==> flow/design.v <==
module Booth_Encoder #(
    parameter radix = 3
) (
    input [radix-1:0] input_num,
    output reg [5-1:0] NUM_CODE  
);
    always @(*) begin
        case (input_num)
            3'b000, 3'b111: NUM_CODE = 5'b10000;
            3'b001, 3'b010: NUM_CODE = 5'b00010;
            3'b101, 3'b110: NUM_CODE = 5'b00001;
            3'b011: NUM_CODE = 5'b01000;
            3'b100: NUM_CODE = 5'b00100;
        endcase
    end
endmodule
`timescale 1ns / 1ps
module Booth_MUL #(
    parameter INPUT_WIDTH = 8,
    parameter NUM_CODE_WIDTH = 5,
    parameter MATRIX_SIZE = 3,
    parameter OUTPUT_WIDTH=$clog2(MATRIX_SIZE*(2**INPUT_WIDTH))-1
) (
    input clk,reset_n,
    input signed [INPUT_WIDTH-1:0] input_q,
    input [NUM_CODE_WIDTH-1:0] NUM_CODE,
    input signed [OUTPUT_WIDTH-1:0] input_partialmul,
    output signed [OUTPUT_WIDTH-1:0] partialmul_out,
    output signed [INPUT_WIDTH-1:0] input_q_next
);
    wire signed [OUTPUT_WIDTH-1:0] input_partialmul_opshift;
    assign input_partialmul_opshift = input_partialmul <<< 2;
    reg signed [OUTPUT_WIDTH-1:0] pipeline_reg_input_partialmul_opshift;
    reg signed [INPUT_WIDTH-1:0] pipeline_reg_input_q;
    reg [NUM_CODE_WIDTH-1:0] pipeline_reg_NUM_CODE;
    reg signed [OUTPUT_WIDTH-1:0] partialmul_out_inner;
    wire signed [OUTPUT_WIDTH-1:0] q_ext, q_rev_ext;
    assign q_ext = pipeline_reg_input_q;
    assign q_rev_ext = -q_ext;
    always @(posedge clk or negedge reset_n) begin
        if (!reset_n)begin
            pipeline_reg_input_partialmul_opshift<=0;
            pipeline_reg_input_q<=0;
            pipeline_reg_NUM_CODE<=0;
        end
        else begin
            pipeline_reg_input_partialmul_opshift<=input_partialmul_opshift;
            pipeline_reg_input_q<=input_q;
            pipeline_reg_NUM_CODE<=NUM_CODE;
        end
    end
    reg signed [INPUT_WIDTH-1:0] input_q_state2;
    always @(posedge clk or negedge reset_n) begin
        if (!reset_n) begin
            partialmul_out_inner<=0;
            input_q_state2<=0;
        end
        else begin
            case (pipeline_reg_NUM_CODE)
                5'b01000:partialmul_out_inner<=(q_ext<<<1)+pipeline_reg_input_partialmul_opshift;
                5'b00100:partialmul_out_inner<=(q_rev_ext<<<1)+pipeline_reg_input_partialmul_opshift;
                5'b00010:partialmul_out_inner<=q_ext+pipeline_reg_input_partialmul_opshift;
                5'b00001:partialmul_out_inner<=q_rev_ext+pipeline_reg_input_partialmul_opshift;
                default:partialmul_out_inner<=pipeline_reg_input_partialmul_opshift;
            endcase
            input_q_state2<=pipeline_reg_input_q;
        end
    end
    assign input_q_next=input_q_state2;
    assign partialmul_out=partialmul_out_inner;
endmodule
`timescale 1ns / 1ps
module Booth_top #(
    parameter INPUT_WIDTH = 8,
    parameter NUM_CODE_WIDTH = 5,
    parameter MATRIX_SIZE = 3,
    parameter OUTPUT_WIDTH=$clog2(MATRIX_SIZE*(2**INPUT_WIDTH))-1
) (
    input clk,
    input reset_n,
    input signed [INPUT_WIDTH-1:0] input_q,
    input signed [INPUT_WIDTH-1:0] input_k,
    input signed [OUTPUT_WIDTH-1:0] left_final_partialmul_out,  
    output reg signed [OUTPUT_WIDTH-1:0] final_partialmul_out
);
    wire [NUM_CODE_WIDTH-1:0] NUM_CODE_0, NUM_CODE_1, NUM_CODE_2, NUM_CODE_3;
    wire signed [OUTPUT_WIDTH-1:0] partialmul_out_0;
    wire signed [OUTPUT_WIDTH-1:0] partialmul_out_1;
    wire signed [OUTPUT_WIDTH-1:0] partialmul_out_2;
    wire signed [OUTPUT_WIDTH-1:0] partialmul_out_3;
    wire signed [INPUT_WIDTH-1:0] q_next_0;
    wire signed [INPUT_WIDTH-1:0] q_next_1;
    wire signed [INPUT_WIDTH-1:0] q_next_2;
    Booth_Encoder booth_enc0 (
        .input_num($unsigned(input_k[7:5])),
        .NUM_CODE(NUM_CODE_0)
    );
    Booth_Encoder booth_enc1 (
        .input_num($unsigned(input_k[5:3])),
        .NUM_CODE(NUM_CODE_1)
    );
    Booth_Encoder booth_enc2 (
        .input_num($unsigned(input_k[3:1])),
        .NUM_CODE(NUM_CODE_2)
    );
    Booth_Encoder booth_enc3 (
        .input_num({$unsigned(input_k[1:0]), 1'b0}),
        .NUM_CODE(NUM_CODE_3)
    );
    Booth_MUL #(.MATRIX_SIZE(MATRIX_SIZE), .OUTPUT_WIDTH(OUTPUT_WIDTH),
                .INPUT_WIDTH(INPUT_WIDTH), .NUM_CODE_WIDTH(NUM_CODE_WIDTH)) Booth_MUL_0 (
        .clk(clk),
        .reset_n(reset_n),
        .input_q(input_q),
        .NUM_CODE(NUM_CODE_0),
        .input_partialmul({OUTPUT_WIDTH{1'b0}}),
        .partialmul_out(partialmul_out_0),
        .input_q_next(q_next_0)
    );
    Booth_MUL #(.MATRIX_SIZE(MATRIX_SIZE), .OUTPUT_WIDTH(OUTPUT_WIDTH),
                .INPUT_WIDTH(INPUT_WIDTH), .NUM_CODE_WIDTH(NUM_CODE_WIDTH)) Booth_MUL_1 (
        .clk(clk),
        .reset_n(reset_n),
        .input_q(q_next_0),
        .NUM_CODE(NUM_CODE_1),
        .input_partialmul(partialmul_out_0),
        .partialmul_out(partialmul_out_1),
        .input_q_next(q_next_1)
    );
    Booth_MUL #(.MATRIX_SIZE(MATRIX_SIZE), .OUTPUT_WIDTH(OUTPUT_WIDTH),
                .INPUT_WIDTH(INPUT_WIDTH), .NUM_CODE_WIDTH(NUM_CODE_WIDTH)) Booth_MUL_2 (
        .clk(clk),
        .reset_n(reset_n),
        .input_q(q_next_1),
        .NUM_CODE(NUM_CODE_2),
        .input_partialmul(partialmul_out_1),
        .partialmul_out(partialmul_out_2),
        .input_q_next(q_next_2)
    );
    Booth_MUL #(.MATRIX_SIZE(MATRIX_SIZE), .OUTPUT_WIDTH(OUTPUT_WIDTH),
                .INPUT_WIDTH(INPUT_WIDTH), .NUM_CODE_WIDTH(NUM_CODE_WIDTH)) Booth_MUL_3 (
        .clk(clk),
        .reset_n(reset_n),
        .input_q(q_next_2),
        .NUM_CODE(NUM_CODE_3),
        .input_partialmul(partialmul_out_2),
        .partialmul_out(partialmul_out_3),
        .input_q_next()
    );
    always @(posedge clk or negedge reset_n) begin
        if (!reset_n) final_partialmul_out <= 0;
        else final_partialmul_out <= partialmul_out_3 + left_final_partialmul_out;
    end
endmodule
module PE_Array #(
    parameter INPUT_WIDTH = 8,
    parameter NUM_CODE_WIDTH = 5,
    parameter MATRIX_SIZE = 3,
    parameter OUTPUT_WIDTH=$clog2(MATRIX_SIZE*(2**INPUT_WIDTH))-1
)(
    input clk,
    input reset_n,
    input [INPUT_WIDTH*MATRIX_SIZE-1:0] input_q,  
    input [INPUT_WIDTH*MATRIX_SIZE*MATRIX_SIZE-1:0] input_k,  
    output [OUTPUT_WIDTH*MATRIX_SIZE-1:0] final_partialmul_out   
);
    wire [OUTPUT_WIDTH*MATRIX_SIZE*(MATRIX_SIZE+1)-1:0] psum;
    genvar i, j;
    generate
        for (i = 0; i < MATRIX_SIZE; i = i + 1) begin : row
            assign psum[OUTPUT_WIDTH*(i*(MATRIX_SIZE+1))+:OUTPUT_WIDTH] = {OUTPUT_WIDTH{1'b0}};
            for (j = 0; j < MATRIX_SIZE; j = j + 1) begin : col
                Booth_top #(
                    .INPUT_WIDTH(INPUT_WIDTH),
                    .NUM_CODE_WIDTH(NUM_CODE_WIDTH),
                    .MATRIX_SIZE(MATRIX_SIZE),
                    .OUTPUT_WIDTH(OUTPUT_WIDTH)
                ) pe (
                    .clk(clk),
                    .reset_n(reset_n),
                    .input_q(input_q[INPUT_WIDTH*(MATRIX_SIZE-j)-1-:INPUT_WIDTH]),  
                    .input_k(input_k[INPUT_WIDTH*(MATRIX_SIZE*MATRIX_SIZE-MATRIX_SIZE*i-j)-1-:INPUT_WIDTH]),  
                    .left_final_partialmul_out(psum[OUTPUT_WIDTH*(i*(MATRIX_SIZE+1)+j)+:OUTPUT_WIDTH]),  
                    .final_partialmul_out(psum[OUTPUT_WIDTH*(i*(MATRIX_SIZE+1)+j+1)+:OUTPUT_WIDTH])  
                );
                if(j==MATRIX_SIZE-1) assign final_partialmul_out[(MATRIX_SIZE-i)*OUTPUT_WIDTH-1-:OUTPUT_WIDTH]=psum[OUTPUT_WIDTH*(i*(MATRIX_SIZE+1)+j+1)+:OUTPUT_WIDTH];
            end
        end
    endgenerate
endmodule
module Array_control#(
    parameter INPUT_WIDTH = 8,
    parameter NUM_CODE_WIDTH = 5,
    parameter MATRIX_SIZE = 3,
    parameter ADDR_WIDTH = $clog2(MATRIX_SIZE**2<<2),
    parameter OUTPUT_WIDTH=$clog2(MATRIX_SIZE*(2**INPUT_WIDTH))-1
)(
    input start,clk,reset_n,
    input        [INPUT_WIDTH*MATRIX_SIZE-1:0]      buffer_input_q, 
    input        [INPUT_WIDTH*MATRIX_SIZE*MATRIX_SIZE-1:0]           buffer_input_k,
    output       job_start,
    output reg         buffer_read_K_EN,
    output             buffer_read_Q_EN,
    output reg      write_enable,
    output reg     [ADDR_WIDTH-1:0]        write_addr,
    output     [ADDR_WIDTH-1:0]        buffer_Q_addr,
    output   [MATRIX_SIZE*OUTPUT_WIDTH-1:0]             QK_RESULT
);
localparam IDLE=1'b0;
localparam ROLLING=1'b1;
localparam PIPE_LATENCY = 1 + 2*4 + 1 + (MATRIX_SIZE-1);
localparam LAST_CNT = PIPE_LATENCY + MATRIX_SIZE - 1;
reg state;
reg [5:0] cnt;
assign job_start = (state==IDLE) & start;
assign buffer_read_Q_EN = (state==ROLLING) && (cnt < 2*MATRIX_SIZE-1);
assign buffer_Q_addr = cnt[ADDR_WIDTH-1:0];
wire [OUTPUT_WIDTH*MATRIX_SIZE-1:0] final_partialmul_out;
    PE_Array #(
        .INPUT_WIDTH(INPUT_WIDTH),
        .NUM_CODE_WIDTH(NUM_CODE_WIDTH),
        .MATRIX_SIZE(MATRIX_SIZE),
        .OUTPUT_WIDTH(OUTPUT_WIDTH)
    ) pe_array_inst (
        .clk(clk),
        .reset_n(reset_n),
        .input_q(buffer_input_q),
        .input_k(buffer_input_k),
        .final_partialmul_out(final_partialmul_out)
    );
assign QK_RESULT=final_partialmul_out;
always @(posedge clk or negedge reset_n) begin
    if(!reset_n)begin
        state<=IDLE;
        cnt<=0;
        buffer_read_K_EN<=0;
        write_enable<=0;
        write_addr<=0;
    end
    else case (state)
    IDLE: begin
        write_enable<=0;
        if(start) begin
            state<=ROLLING;
            cnt<=0;
            buffer_read_K_EN<=1;
        end
    end
    ROLLING:begin
        cnt<=cnt+1;
        buffer_read_K_EN<=0;
        if(cnt>=PIPE_LATENCY-1 && cnt<LAST_CNT) begin
            write_enable<=1;
            write_addr<=cnt-(PIPE_LATENCY-1);
        end
        else write_enable<=0;
        if(cnt==LAST_CNT-1) state<=IDLE;
    end
    endcase
end
endmodule
module matrix_buffer #(
    parameter INPUT_WIDTH = 8,
    parameter MATRIX_SIZE = 3,
    parameter ADDR_WIDTH = $clog2(MATRIX_SIZE**2 << 2)
)(
    input clk,
    input reset_n,
    input K_V_read_EN, K_V_write_EN, K_V_clear,
    input signed [INPUT_WIDTH*MATRIX_SIZE-1:0] MATRIX_INPUT,
    output reg signed [INPUT_WIDTH*MATRIX_SIZE*MATRIX_SIZE-1:0] MATRIX_OUTPUT  
);
    integer i, j;
    reg signed [INPUT_WIDTH*MATRIX_SIZE-1:0] BUFFER [MATRIX_SIZE-1:0];
    reg [ADDR_WIDTH-1:0] K_offset;
    always @(posedge clk or negedge reset_n) begin
        if (~reset_n) begin
            MATRIX_OUTPUT <= 0;
            K_offset <= 0;
           for (j = 0; j < MATRIX_SIZE; j = j + 1) begin
               BUFFER[j] <= {MATRIX_SIZE*INPUT_WIDTH{1'b0}};
           end
        end
        else begin
            if (K_V_read_EN) begin
                for (i = 0; i < MATRIX_SIZE; i = i + 1) begin
                    MATRIX_OUTPUT[(MATRIX_SIZE-i) * INPUT_WIDTH * MATRIX_SIZE -1 -: MATRIX_SIZE * INPUT_WIDTH] <= BUFFER[i];
                end
            end
            if (K_V_clear) K_offset <= 0;
            else if (K_V_write_EN) begin
                if (K_offset < MATRIX_SIZE) BUFFER[K_offset] <= MATRIX_INPUT;
                K_offset <= K_offset + 1;  
            end
        end
    end
endmodule
module row_buffer #(
    parameter INPUT_WIDTH = 8,          
    parameter MATRIX_SIZE = 3,          
    parameter ADDR_WIDTH = $clog2(MATRIX_SIZE**2<<2)  
)(
    input clk,
    input reset_n,
    input write_en, clear,                            
    input [MATRIX_SIZE*INPUT_WIDTH-1:0] ROW_INPUT,
    input read_en,                                      
    input [ADDR_WIDTH-1:0] read_addr,                   
    output reg [MATRIX_SIZE*INPUT_WIDTH-1:0] read_data       
);
    localparam DEPTH = 2*MATRIX_SIZE-1;
    reg [MATRIX_SIZE*INPUT_WIDTH-1:0] buffer_data [DEPTH-1:0];  
    reg [ADDR_WIDTH-1:0] offset;
    integer j;
    always @(posedge clk or negedge  reset_n) begin
        if (~reset_n) begin
           for (j = 0; j < DEPTH; j = j + 1) begin
               buffer_data[j] <= {MATRIX_SIZE*INPUT_WIDTH{1'b0}};
           end
            offset <= 0;
            read_data <= {MATRIX_SIZE*INPUT_WIDTH{1'b0}};
        end
        else begin
            if (clear) offset <= 0;
            else if (write_en) begin
                for (j = 0; j < MATRIX_SIZE; j = j + 1) begin
                    if (offset + j < DEPTH)
                        buffer_data[offset + j][(MATRIX_SIZE - j) * INPUT_WIDTH - 1 -: INPUT_WIDTH]
                            <= ROW_INPUT[(MATRIX_SIZE - j) * INPUT_WIDTH - 1 -: INPUT_WIDTH];
                end
                offset <= offset + 1;  
            end
            if (read_en) begin
                if (read_addr < DEPTH) read_data <= buffer_data[read_addr];
            end
        end
    end
endmodule
module OutputBuffer #(
    parameter MATRIX_SIZE = 3,
    parameter INPUT_WIDTH=8,
    parameter ADDR_WIDTH = $clog2(MATRIX_SIZE**2<<2),
    parameter OUTPUT_WIDTH = $clog2(MATRIX_SIZE*(2**INPUT_WIDTH))-1
)(
    input clk,
    input reset_n,
    input read_en,
    input [ADDR_WIDTH-1:0] READ_ADDR,
    input write_enable,
    input [ADDR_WIDTH-1:0] write_addr,
    input [OUTPUT_WIDTH*MATRIX_SIZE-1:0] QK_RESULT ,  
    output reg [MATRIX_SIZE*OUTPUT_WIDTH-1:0] QK_RESULT_READ
);
reg [OUTPUT_WIDTH-1:0] BUFFER [MATRIX_SIZE-1:0][MATRIX_SIZE-1:0];  
integer i,j;
always @(posedge clk or negedge  reset_n) begin
    if (~reset_n) begin
        QK_RESULT_READ<=0;
        for(i=0;i<MATRIX_SIZE;i=i+1) for(j=0;j<MATRIX_SIZE;j=j+1) BUFFER[i][j]<=0;
    end else begin
        if(write_enable) begin
            for(i=0;i<MATRIX_SIZE;i=i+1)
                if(write_addr<MATRIX_SIZE)
                    BUFFER[i][write_addr]<=QK_RESULT[(MATRIX_SIZE-i)*OUTPUT_WIDTH-1-:OUTPUT_WIDTH];
        end
        if(read_en && READ_ADDR<MATRIX_SIZE) begin
            for (i = 0; i < MATRIX_SIZE; i = i + 1) begin
                QK_RESULT_READ[(MATRIX_SIZE-i) * OUTPUT_WIDTH -1 -: OUTPUT_WIDTH] <= BUFFER[READ_ADDR][i]; 
            end
        end
    end
end
endmodule
module Attention_top #(
    parameter INPUT_WIDTH = 8,
    parameter NUM_CODE_WIDTH = 5,
    parameter MATRIX_SIZE = 3,
    parameter ADDR_WIDTH = $clog2(MATRIX_SIZE**2<<2),
    parameter OUTPUT_WIDTH = $clog2(MATRIX_SIZE*(2**INPUT_WIDTH))-1
)(
    input clk,
    input reset_n,
    input start,
    input softmax_req,DATA_write_EN,
    input  [INPUT_WIDTH*MATRIX_SIZE-1:0] Q_INPUT,
    input [INPUT_WIDTH*MATRIX_SIZE-1:0] MATRIX_INPUT,
    output reg [MATRIX_SIZE*OUTPUT_WIDTH-1:0] Output_RESULT,
    input output_req
);
wire [ADDR_WIDTH-1:0] Q_S_addr, write_addr;
wire [MATRIX_SIZE*OUTPUT_WIDTH-1:0] QK_RESULT;
wire write_enable;
wire job_start;
wire [INPUT_WIDTH*MATRIX_SIZE*MATRIX_SIZE-1:0] MATRIX_OUTPUT;
wire [OUTPUT_WIDTH*MATRIX_SIZE-1:0] output_buffer_READ_VALUE;
wire [INPUT_WIDTH*MATRIX_SIZE-1:0] Q_S_date;
wire K_V_read_EN;
wire Q_S_read_EN;
reg output_buffer_READ_EN;
reg [ADDR_WIDTH-1:0] output_buffer_READ_ADDR;
reg [ADDR_WIDTH-1:0] output_READ_ADDR;
    Array_control #(
        .INPUT_WIDTH(INPUT_WIDTH),
        .NUM_CODE_WIDTH(NUM_CODE_WIDTH),
        .MATRIX_SIZE(MATRIX_SIZE),
        .ADDR_WIDTH(ADDR_WIDTH),
        .OUTPUT_WIDTH(OUTPUT_WIDTH)
    ) array_control_inst (
        .start(start),
        .clk(clk),
        .reset_n(reset_n),
        .buffer_input_q(Q_S_date),
        .buffer_input_k(MATRIX_OUTPUT),
        .job_start(job_start),
        .buffer_read_K_EN(K_V_read_EN),
        .buffer_read_Q_EN(Q_S_read_EN),
        .write_enable(write_enable),
        .write_addr(write_addr),
        .buffer_Q_addr(Q_S_addr),
        .QK_RESULT(QK_RESULT)
    );
    matrix_buffer #(
        .INPUT_WIDTH(INPUT_WIDTH),
        .MATRIX_SIZE(MATRIX_SIZE),
        .ADDR_WIDTH(ADDR_WIDTH)
    ) matrix_buffer_inst (
        .clk(clk),
        .reset_n(reset_n),
        .K_V_read_EN(K_V_read_EN),
        .K_V_write_EN(DATA_write_EN),
        .K_V_clear(job_start),
        .MATRIX_INPUT(MATRIX_INPUT),
        .MATRIX_OUTPUT(MATRIX_OUTPUT)
    );
    row_buffer #(
        .INPUT_WIDTH(INPUT_WIDTH),
        .MATRIX_SIZE(MATRIX_SIZE),
        .ADDR_WIDTH(ADDR_WIDTH)
    ) row_buffer_inst (
        .clk(clk),
        .reset_n(reset_n),
        .write_en(DATA_write_EN),
        .clear(job_start),
        .ROW_INPUT(Q_INPUT),
        .read_en(Q_S_read_EN),
        .read_addr(Q_S_addr),
        .read_data(Q_S_date)
    );
    OutputBuffer #(
        .MATRIX_SIZE(MATRIX_SIZE),
        .INPUT_WIDTH(INPUT_WIDTH),
        .ADDR_WIDTH(ADDR_WIDTH),
        .OUTPUT_WIDTH(OUTPUT_WIDTH)
    ) output_buffer_inst (
        .clk(clk),
        .reset_n(reset_n),
        .write_enable(write_enable),
        .write_addr(write_addr),
        .QK_RESULT(QK_RESULT),
        .read_en(output_buffer_READ_EN),
        .READ_ADDR(output_buffer_READ_ADDR),
        .QK_RESULT_READ(output_buffer_READ_VALUE)
    );
    always @(posedge clk or negedge reset_n) begin
        if(~reset_n) begin
            output_READ_ADDR<=0;
            output_buffer_READ_EN<=0;
            output_buffer_READ_ADDR<=0;
            Output_RESULT<=0;
        end
        else if(output_req) begin
            output_buffer_READ_EN<=1;
            output_buffer_READ_ADDR<=output_READ_ADDR;
            output_READ_ADDR<=output_READ_ADDR+1;
            Output_RESULT<=output_buffer_READ_VALUE;
        end
        else begin
            output_READ_ADDR<=0;
            output_buffer_READ_EN<=0;
            Output_RESULT<=0;
        end
    end
endmodule
# --- From RTL to reports: Attention_top ---
# Tool output for the design above before and after an edit, in the order of the flow.
# Lines under "orig" count in the file above, lines under "edited" in the edited file.
# "diff": "edited" minus "orig" as printed here. "change_rel_pct": 100 x difference / "orig".
# Cell names lack the library's common part.
inputs:
  design: "Attention_top"
  clock: "clk"
  lib: "sky130hd"
  lib_corner: "tt_025C_1v80"

# --- Diff ---
# Unified diff, file above to edited file.
# A script made this edit; it was not meant as an optimisation.
# begin of diff
@@ -250,5 +250,5 @@
         cnt<=cnt+1;
         buffer_read_K_EN<=0;
-        if(cnt>=PIPE_LATENCY-1 && cnt<LAST_CNT) begin
+        if(cnt>=PIPE_LATENCY-1 && (cnt!=LAST_CNT)) begin
             write_enable<=1;
             write_addr<=cnt-(PIPE_LATENCY-1);
# end of diff

# --- Elaborated design ---
# Source: Yosys, flattened and elaborated. Widths are those after wreduce. Registers that Yosys merges into a memory's read port (data or address) are not register bits. Print and check cells do not count.
# Yosys's memory passes give these memory sizes; they may raise the number of words (mostly to a power of two), join words into wider ones and drop unused or constant bits.
classes:
  columns: ["item", "orig", "edited", "diff", "change_rel_pct"]
  rows:
  - ["addsub", 138, 138, 0, 0.00]
  - ["mul", 1, 1, 0, 0.00]
  - ["n_cmp", 9, 8, -1, -11.11]
  - ["eq_ne", 212, 213, 1, 0.47]
  - ["muxes", 110, 110, 0, 0.00]
  - ["n_logic", 3, 3, 0, 0.00]
  - ["n_reduce_logical", 71, 71, 0, 0.00]
op_table:
  columns: ["cell", "orig", "edited", "diff", "change_rel_pct"]
  rows:
  - ["< comparator 6 x 4 -> 1 bit (second input constant)", 1, 0, -1, -100.00]
  - ["!= test 6 x 4 -> 1 bit (second input constant)", 0, 1, 1, null]
# Operator kinds equal on both sides are left out: 60.
word_totals:
  columns: ["item", "orig", "edited", "diff", "change_rel_pct"]
  rows:
  - ["reg_bits", 1063, 1063, 0, 0.00]
  - ["mem_bits_ro", 1440, 1440, 0, 0.00]
  - ["clocked_rd_ports_x_width", 180, 180, 0, 0.00]
  - ["n_memories", 36, 36, 0, 0.00]
  - ["in_bits", 54, 54, 0, 0.00]
  - ["output_inout_bits", 27, 27, 0, 0.00]
  - ["elab_cells", 718, 718, 0, 0.00]
memory_table:
  columns: ["item", "orig", "edited"]
  rows:
  - ["mem_shapes", "8 x 5 bit 1R0W; 8 x 5 bit 1R0W; 8 x 5 bit 1R0W; 8 x 5 bit 1R0W; 8 x 5 bit 1R0W; 8 x 5 bit 1R0W; (+30)", "8 x 5 bit 1R0W; 8 x 5 bit 1R0W; 8 x 5 bit 1R0W; 8 x 5 bit 1R0W; 8 x 5 bit 1R0W; 8 x 5 bit 1R0W; (+30)"]
# The mark (+n) counts cells that are not listed.

# --- Depth ---
# Depth = most cells in a row (Yosys ltp): at word level without a register or memory, in the mapped netlist without a sequential cell, where the memories' decode and read muxes count.
depth:
  columns: ["item", "orig", "edited", "diff", "change_rel_pct"]
  rows:
  - ["ltp_word", 9, 9, 0, 0.00]
  - ["ABC_AREA", "0", "0", null, null]
  - ["mapped_depth", 18, 17, -1, -5.56]

# --- After synthesis ---
# Source: synth_stat.txt of the flow (Yosys; design flattened, memories mapped). It holds for the ABC_AREA given above (unset counts as 0); a run with the other value may have another netlist.
types:
  columns: ["cell_type", "orig", "edited", "diff", "change_rel_pct"]
  rows:
  - ["a21oi_1", 364, 300, -64, -17.58]
  - ["nand2_1", 397, 361, -36, -9.07]
  - ["a211oi_1", 37, 8, -29, -78.38]
  - ["nand3_1", 92, 65, -27, -29.35]
  - ["nor3_1", 50, 71, 21, 42.00]
  - ["a41oi_1", 6, 27, 21, 350.00]
  - ["a221o_1", 42, 22, -20, -47.62]
  - ["clkbuf_1", 175, 158, -17, -9.71]
  - ["mux2i_1", 30, 14, -16, -53.33]
  - ["o21ai_0", 217, 202, -15, -6.91]
  - ["a22o_1", 38, 53, 15, 39.47]
  - ["nand4_1", 20, 5, -15, -75.00]
  - ["nor2_1", 366, 352, -14, -3.83]
  - ["a22oi_1", 108, 121, 13, 12.04]
  - ["nor4_1", 41, 28, -13, -31.71]
  - ["a31oi_1", 55, 43, -12, -21.82]
  - ["mux2_2", 320, 331, 11, 3.44]
  - ["inv_1", 254, 244, -10, -3.94]
# Cell types equal on both sides are left out: 9.
# The list need not be complete.
synth_totals:
  columns: ["item", "orig", "edited", "diff", "change_rel_pct"]
  rows:
  - ["mapped_cells", 5229, 5008, -221, -4.23]
  - ["synth_area_um2", 58084.5, 57038.5, -1046.0, -1.80]
  - ["ff_cells", 1234, 1234, 0, 0.00]
# The figures by module come from a second, unflattened synthesis with its own total; it is not the netlist above.
hier_totals:
  columns: ["item", "orig", "edited", "diff", "change_rel_pct"]
  rows:
  - ["cells_unflattened", 8364, 8369, 5, 0.06]
  - ["hier_area_um2", 91951.9, 91998.2, 46.3, 0.05]
# Each row is one instance without its submodules.
by_module_orig:
  columns: ["mod", "n_inst", "cells", "area_um2", "mod_seq_area_um2"]
  rows:
  - ["Booth_MUL", 36, 163, 1726.7, 925.9]
  - ["OutputBuffer", 1, 762, 7233.2, 2702.6]
  - ["row_buffer", 1, 454, 6693.9, 3753.6]
  - ["matrix_buffer", 1, 338, 5730.5, 3753.6]
  - ["Booth_top", 9, 51, 569.3, 225.2]
  - ["Booth_Encoder", 36, 9, 80.1, 0.0]
  - ["Attention_top", 1, 94, 1362.6, 1001.0]
  - ["Array_control", 1, 64, 762.0, 375.4]
  - ["PE_Array", 1, 1, 3.8, 0.0]
by_module_edited:
  columns: ["mod", "n_inst", "cells", "area_um2", "mod_seq_area_um2"]
  rows:
  - ["Booth_MUL", 36, 163, 1726.7, 925.9]
  - ["OutputBuffer", 1, 762, 7233.2, 2702.6]
  - ["row_buffer", 1, 454, 6693.9, 3753.6]
  - ["matrix_buffer", 1, 338, 5730.5, 3753.6]
  - ["Booth_top", 9, 51, 569.3, 225.2]
  - ["Booth_Encoder", 36, 9, 80.1, 0.0]
  - ["Attention_top", 1, 94, 1362.6, 1001.0]
  - ["Array_control", 1, 69, 808.3, 375.4]
  - ["PE_Array", 1, 1, 3.8, 0.0]

# --- Worst setup path after synthesis ---
# Source: OpenSTA report_checks on the synthesized netlist (no wires, ideal clock, input and output delay 20% of the period each), path of least setup slack; recovery checks are left aside. Register names are those of the netlist, which keeps one name where synthesis merged equal registers.
synth_timing:
  columns: ["item", "orig", "edited", "diff", "change_rel_pct"]
  rows:
  - ["path_type", "register to register", "register to register", null, null]
  - ["startpoint", "reg output_buffer_READ_ADDR[0]", "reg output_buffer_READ_ADDR[0]", null, null]
  - ["endpoint", "reg output_buffer_inst.QK_RESULT_READ[19]", "reg output_buffer_inst.QK_RESULT_READ[15]", null, null]
  - ["clock_period_ns", 5.0, 5.0, 0.0, 0.00]
  - ["setup_ns", 0.131, 0.132, 0.001, null]
  - ["launch_ns", 0.000, 0.000, 0.000, null]
  - ["arrival_ns", 3.230, 3.216, -0.014, -0.43]
  - ["path_slack_ns", 1.639, 1.652, 0.013, null]
  - ["delay_ns", 3.361, 3.348, -0.013, -0.39]
  - ["path_stages", 14, 15, 1, 7.14]
  - ["synth_period_reached_ns", 3.361, 3.348, -0.013, -0.39]
# "delay_ns" = arrival - input delay + setup time.
# "path_stages" counts driving pins, that of a launching flip-flop among them; a cell with two outputs on the path counts twice.
# "synth_period_reached_ns" = period - worst setup slack (recovery checks aside). The figure is calculated, with input and output delays left at 20% of the set period.
# The rows between start and end are the longest chain of elaborated cells between them; the timing report does not say that the signal goes this way. Where chains are equally long, one stands for them.
# A line is the first line of the expression or statement that the cell stems from. Yosys adds cells for indexed reads and writes and turns some case tables into memories.
synth_between_orig:
  path_cell_list: "dfrtp_1 > inv_1 > ha_1 > inv_1 > fa_1 > ha_1 > clkbuf_1 > clkbuf_1 > mux2i_1 > o22ai_1 > a22oi_1 > nand3b_1 > nor4_1 > a31oi_1"
  elab_chain_cells: 5
  cone_cells: 15
  lines_between: 2
  cone_classes: "add/sub: 2; mul: 1; compare: 1; eq/ne: 8; mux: 1; reduce/logical: 2"
synth_lines_orig:
  columns: ["item", "line_no", "text"]
  rows:
  - ["from (decl)", 400, "reg [ADDR_WIDTH-1:0] output_buffer_READ_ADDR;"]
  - ["from (assign)", 468, "output_buffer_READ_ADDR<=0;"]
  - ["from (assign)", 473, "output_buffer_READ_ADDR<=output_READ_ADDR;"]
  - ["subtractor 2 x 6 -> 7 bit", 368, "QK_RESULT_READ[(MATRIX_SIZE-i) * OUTPUT_WIDTH -1 -: OUTPUT_WIDTH] <= BUFFER[READ_ADDR][i];"]
  - ["multiplier 32 x 2 -> 4 bit", 368, null]
  - ["adder 4 x 2 -> 4 bit", 368, null]
  - ["equality test 4 bit", 368, null]
  - ["parallel mux 9 bit (select 9 bit)", 368, null]
  - ["to (assign)", 358, "QK_RESULT_READ<=0;"]
  - ["to (assign)", 368, null]
  - ["to (decl)", 352, "output reg [MATRIX_SIZE*OUTPUT_WIDTH-1:0] QK_RESULT_READ"]
synth_between_edited:
  path_cell_list: "dfrtp_1 > clkbuf_1 > inv_1 > ha_1 > inv_1 > fa_1 > clkbuf_1 > xnor2_1 > buf_2 > clkbuf_1 > nand2_1 > o21ai_0 > o21ai_0 > a21oi_1 > o21ai_1"
  elab_chain_cells: 5
  cone_cells: 15
  lines_between: 2
  cone_classes: "add/sub: 2; mul: 1; compare: 1; eq/ne: 8; mux: 1; reduce/logical: 2"
synth_lines_edited:
  columns: ["item", "line_no", "text"]
  rows:
  - ["from (decl)", 400, "reg [ADDR_WIDTH-1:0] output_buffer_READ_ADDR;"]
  - ["from (assign)", 468, "output_buffer_READ_ADDR<=0;"]
  - ["from (assign)", 473, "output_buffer_READ_ADDR<=output_READ_ADDR;"]
  - ["subtractor 2 x 6 -> 7 bit", 368, "QK_RESULT_READ[(MATRIX_SIZE-i) * OUTPUT_WIDTH -1 -: OUTPUT_WIDTH] <= BUFFER[READ_ADDR][i];"]
  - ["multiplier 32 x 2 -> 4 bit", 368, null]
  - ["adder 4 x 1 -> 4 bit", 368, null]
  - ["equality test 4 bit", 368, null]
  - ["parallel mux 9 bit (select 9 bit)", 368, null]
  - ["to (assign)", 358, "QK_RESULT_READ<=0;"]
  - ["to (assign)", 368, null]
  - ["to (decl)", 352, "output reg [MATRIX_SIZE*OUTPUT_WIDTH-1:0] QK_RESULT_READ"]

# --- Timing after layout ---
# From the final timing report of each run of pair 1: the path of least setup slack in the routed layout; clock arrival at registers is part of the times.
layout_timing:
  columns: ["item", "orig", "edited", "diff", "change_rel_pct"]
  rows:
  - ["path_type", "register to register", "register to register", null, null]
  - ["startpoint", "reg output_buffer_READ_ADDR[0]", "reg output_buffer_READ_ADDR[0]", null, null]
  - ["endpoint", "reg output_buffer_inst.QK_RESULT_READ[24]", "reg output_buffer_inst.QK_RESULT_READ[23]", null, null]
  - ["clock_period_ns", 5.0, 5.0, 0.0, 0.00]
  - ["setup_ns", 0.12, 0.13, 0.01, null]
  - ["launch_ns", 0.75, 0.74, -0.01, -1.33]
  - ["arrival_ns", 4.65, 4.34, -0.31, -6.67]
  - ["path_slack_ns", 0.97, 1.26, 0.29, null]
  - ["path_stages", 14, 12, -2, -14.29]
# The rows between start and end are the longest chain of elaborated cells between them; the timing report does not say that the signal goes this way. Where chains are equally long, one stands for them.
layout_between_orig:
  path_cell_list: "dfrtp_1 > inv_1 > ha_1 > inv_1 > fa_1 > ha_1 > buf_4 > nor2b_1 > a21boi_0 > a31oi_1 > o41ai_1 > nand3_1 > nor3_1 > o22ai_1"
  elab_chain_cells: 5
  cone_cells: 15
  lines_between: 2
  cone_classes: "add/sub: 2; mul: 1; compare: 1; eq/ne: 8; mux: 1; reduce/logical: 2"
layout_lines_orig:
  columns: ["item", "line_no", "text"]
  rows:
  - ["from (decl)", 400, "reg [ADDR_WIDTH-1:0] output_buffer_READ_ADDR;"]
  - ["from (assign)", 468, "output_buffer_READ_ADDR<=0;"]
  - ["from (assign)", 473, "output_buffer_READ_ADDR<=output_READ_ADDR;"]
  - ["subtractor 2 x 6 -> 7 bit", 368, "QK_RESULT_READ[(MATRIX_SIZE-i) * OUTPUT_WIDTH -1 -: OUTPUT_WIDTH] <= BUFFER[READ_ADDR][i];"]
  - ["multiplier 32 x 2 -> 4 bit", 368, null]
  - ["adder 4 x 2 -> 4 bit", 368, null]
  - ["equality test 4 bit", 368, null]
  - ["parallel mux 9 bit (select 9 bit)", 368, null]
  - ["to (assign)", 358, "QK_RESULT_READ<=0;"]
  - ["to (assign)", 368, null]
  - ["to (decl)", 352, "output reg [MATRIX_SIZE*OUTPUT_WIDTH-1:0] QK_RESULT_READ"]
layout_between_edited:
  path_cell_list: "dfrtp_1 > inv_1 > ha_1 > inv_1 > fa_1 > xnor3_2 > xor2_4 > xnor2_4 > and2_1 > nor2_1 > a221oi_1 > o21ai_1"
  elab_chain_cells: 5
  cone_cells: 15
  lines_between: 2
  cone_classes: "add/sub: 2; mul: 1; compare: 1; eq/ne: 8; mux: 1; reduce/logical: 2"
layout_lines_edited:
  columns: ["item", "line_no", "text"]
  rows:
  - ["from (decl)", 400, "reg [ADDR_WIDTH-1:0] output_buffer_READ_ADDR;"]
  - ["from (assign)", 468, "output_buffer_READ_ADDR<=0;"]
  - ["from (assign)", 473, "output_buffer_READ_ADDR<=output_READ_ADDR;"]
  - ["subtractor 2 x 6 -> 7 bit", 368, "QK_RESULT_READ[(MATRIX_SIZE-i) * OUTPUT_WIDTH -1 -: OUTPUT_WIDTH] <= BUFFER[READ_ADDR][i];"]
  - ["multiplier 32 x 2 -> 4 bit", 368, null]
  - ["adder 4 x 2 -> 4 bit", 368, null]
  - ["equality test 4 bit", 368, null]
  - ["parallel mux 9 bit (select 9 bit)", 368, null]
  - ["to (assign)", 358, "QK_RESULT_READ<=0;"]
  - ["to (assign)", 368, null]
  - ["to (decl)", 352, "output reg [MATRIX_SIZE*OUTPUT_WIDTH-1:0] QK_RESULT_READ"]

# --- Measured runs ---
# Runs of the flow (Yosys, OpenROAD) on both versions; the two runs of a pair have the same settings. The constraints put input and output delay at 20% of the set period each and load the outputs with 0.01 pF.
flow_settings_pair_1:
  CORE_UTILIZATION: 40
  period_ns: 5.0
  CAP_MARGIN: 20
  CORE_MARGIN: 2
  SLEW_MARGIN: 20
measured_pair_1:
  columns: ["item", "orig", "edited", "diff", "change_rel_pct"]
  rows:
  - ["yosys.chip_area_um2", 58084.5, 57038.5, -1046.0, -1.80]
  - ["design.die.area_um2", 148275.0, 145634.0, -2641.0, -1.78]
  - ["cell_area_final_um2", 66218.5, 64752.1, -1466.4, -2.21]
  - ["util_pct", 46.0, 45.7, -0.3, null]
  - ["final_setup_ws_ns", 0.967, 1.262, 0.295, null]
  - ["final_setup_tns_ns", 0.000, 0.000, 0.000, null]
  - ["power.total_mw", 45.096, 43.175, -1.921, -4.26]
  - ["achievedPeriod_ns", 4.033, 3.738, -0.295, -7.31]
flow_settings_pair_2:
  CORE_UTILIZATION: 51
  CTS_CLUSTER_DIAMETER: 32
  CTS_CLUSTER_SIZE: 35
  MAX_ROUTING_LAYER: "met5"
  MIN_ROUTING_LAYER: "met1"
  PLACE_DENSITY_LB_ADDON: 0.06
  SETUP_SLACK_MARGIN: -0.23
  TNS_END_PERCENT: 60
  period_ns: 3.48
  CAP_MARGIN: 20
  CORE_MARGIN: 2
  SLEW_MARGIN: 20
measured_pair_2:
  columns: ["item", "orig", "edited", "diff", "change_rel_pct"]
  rows:
  - ["yosys.chip_area_um2", 58084.5, 57038.5, -1046.0, -1.80]
  - ["design.die.area_um2", 116605.0, 114531.0, -2074.0, -1.78]
  - ["cell_area_final_um2", 69758.2, 68563.3, -1194.9, -1.71]
  - ["util_pct", 61.9, 61.9, 0.0, null]
  - ["final_setup_ws_ns", -0.015, -0.014, 0.001, null]
  - ["final_setup_tns_ns", -0.015, -0.014, 0.001, null]
  - ["hold_worst_slack_ns", 0.317, 0.327, 0.010, null]
  - ["power.total_mw", 72.548, 70.614, -1.934, -2.67]
  - ["achievedPeriod_ns", 3.495, 3.494, -0.001, -0.03]
# "achievedPeriod_ns" is the run's clock period less its worst setup slack. It is reckoned from that one timing run; input and output delays stay at 20% of the period that was set.
# "power.total_mw": no workload was simulated; the value follows from the tool's default switching activity.
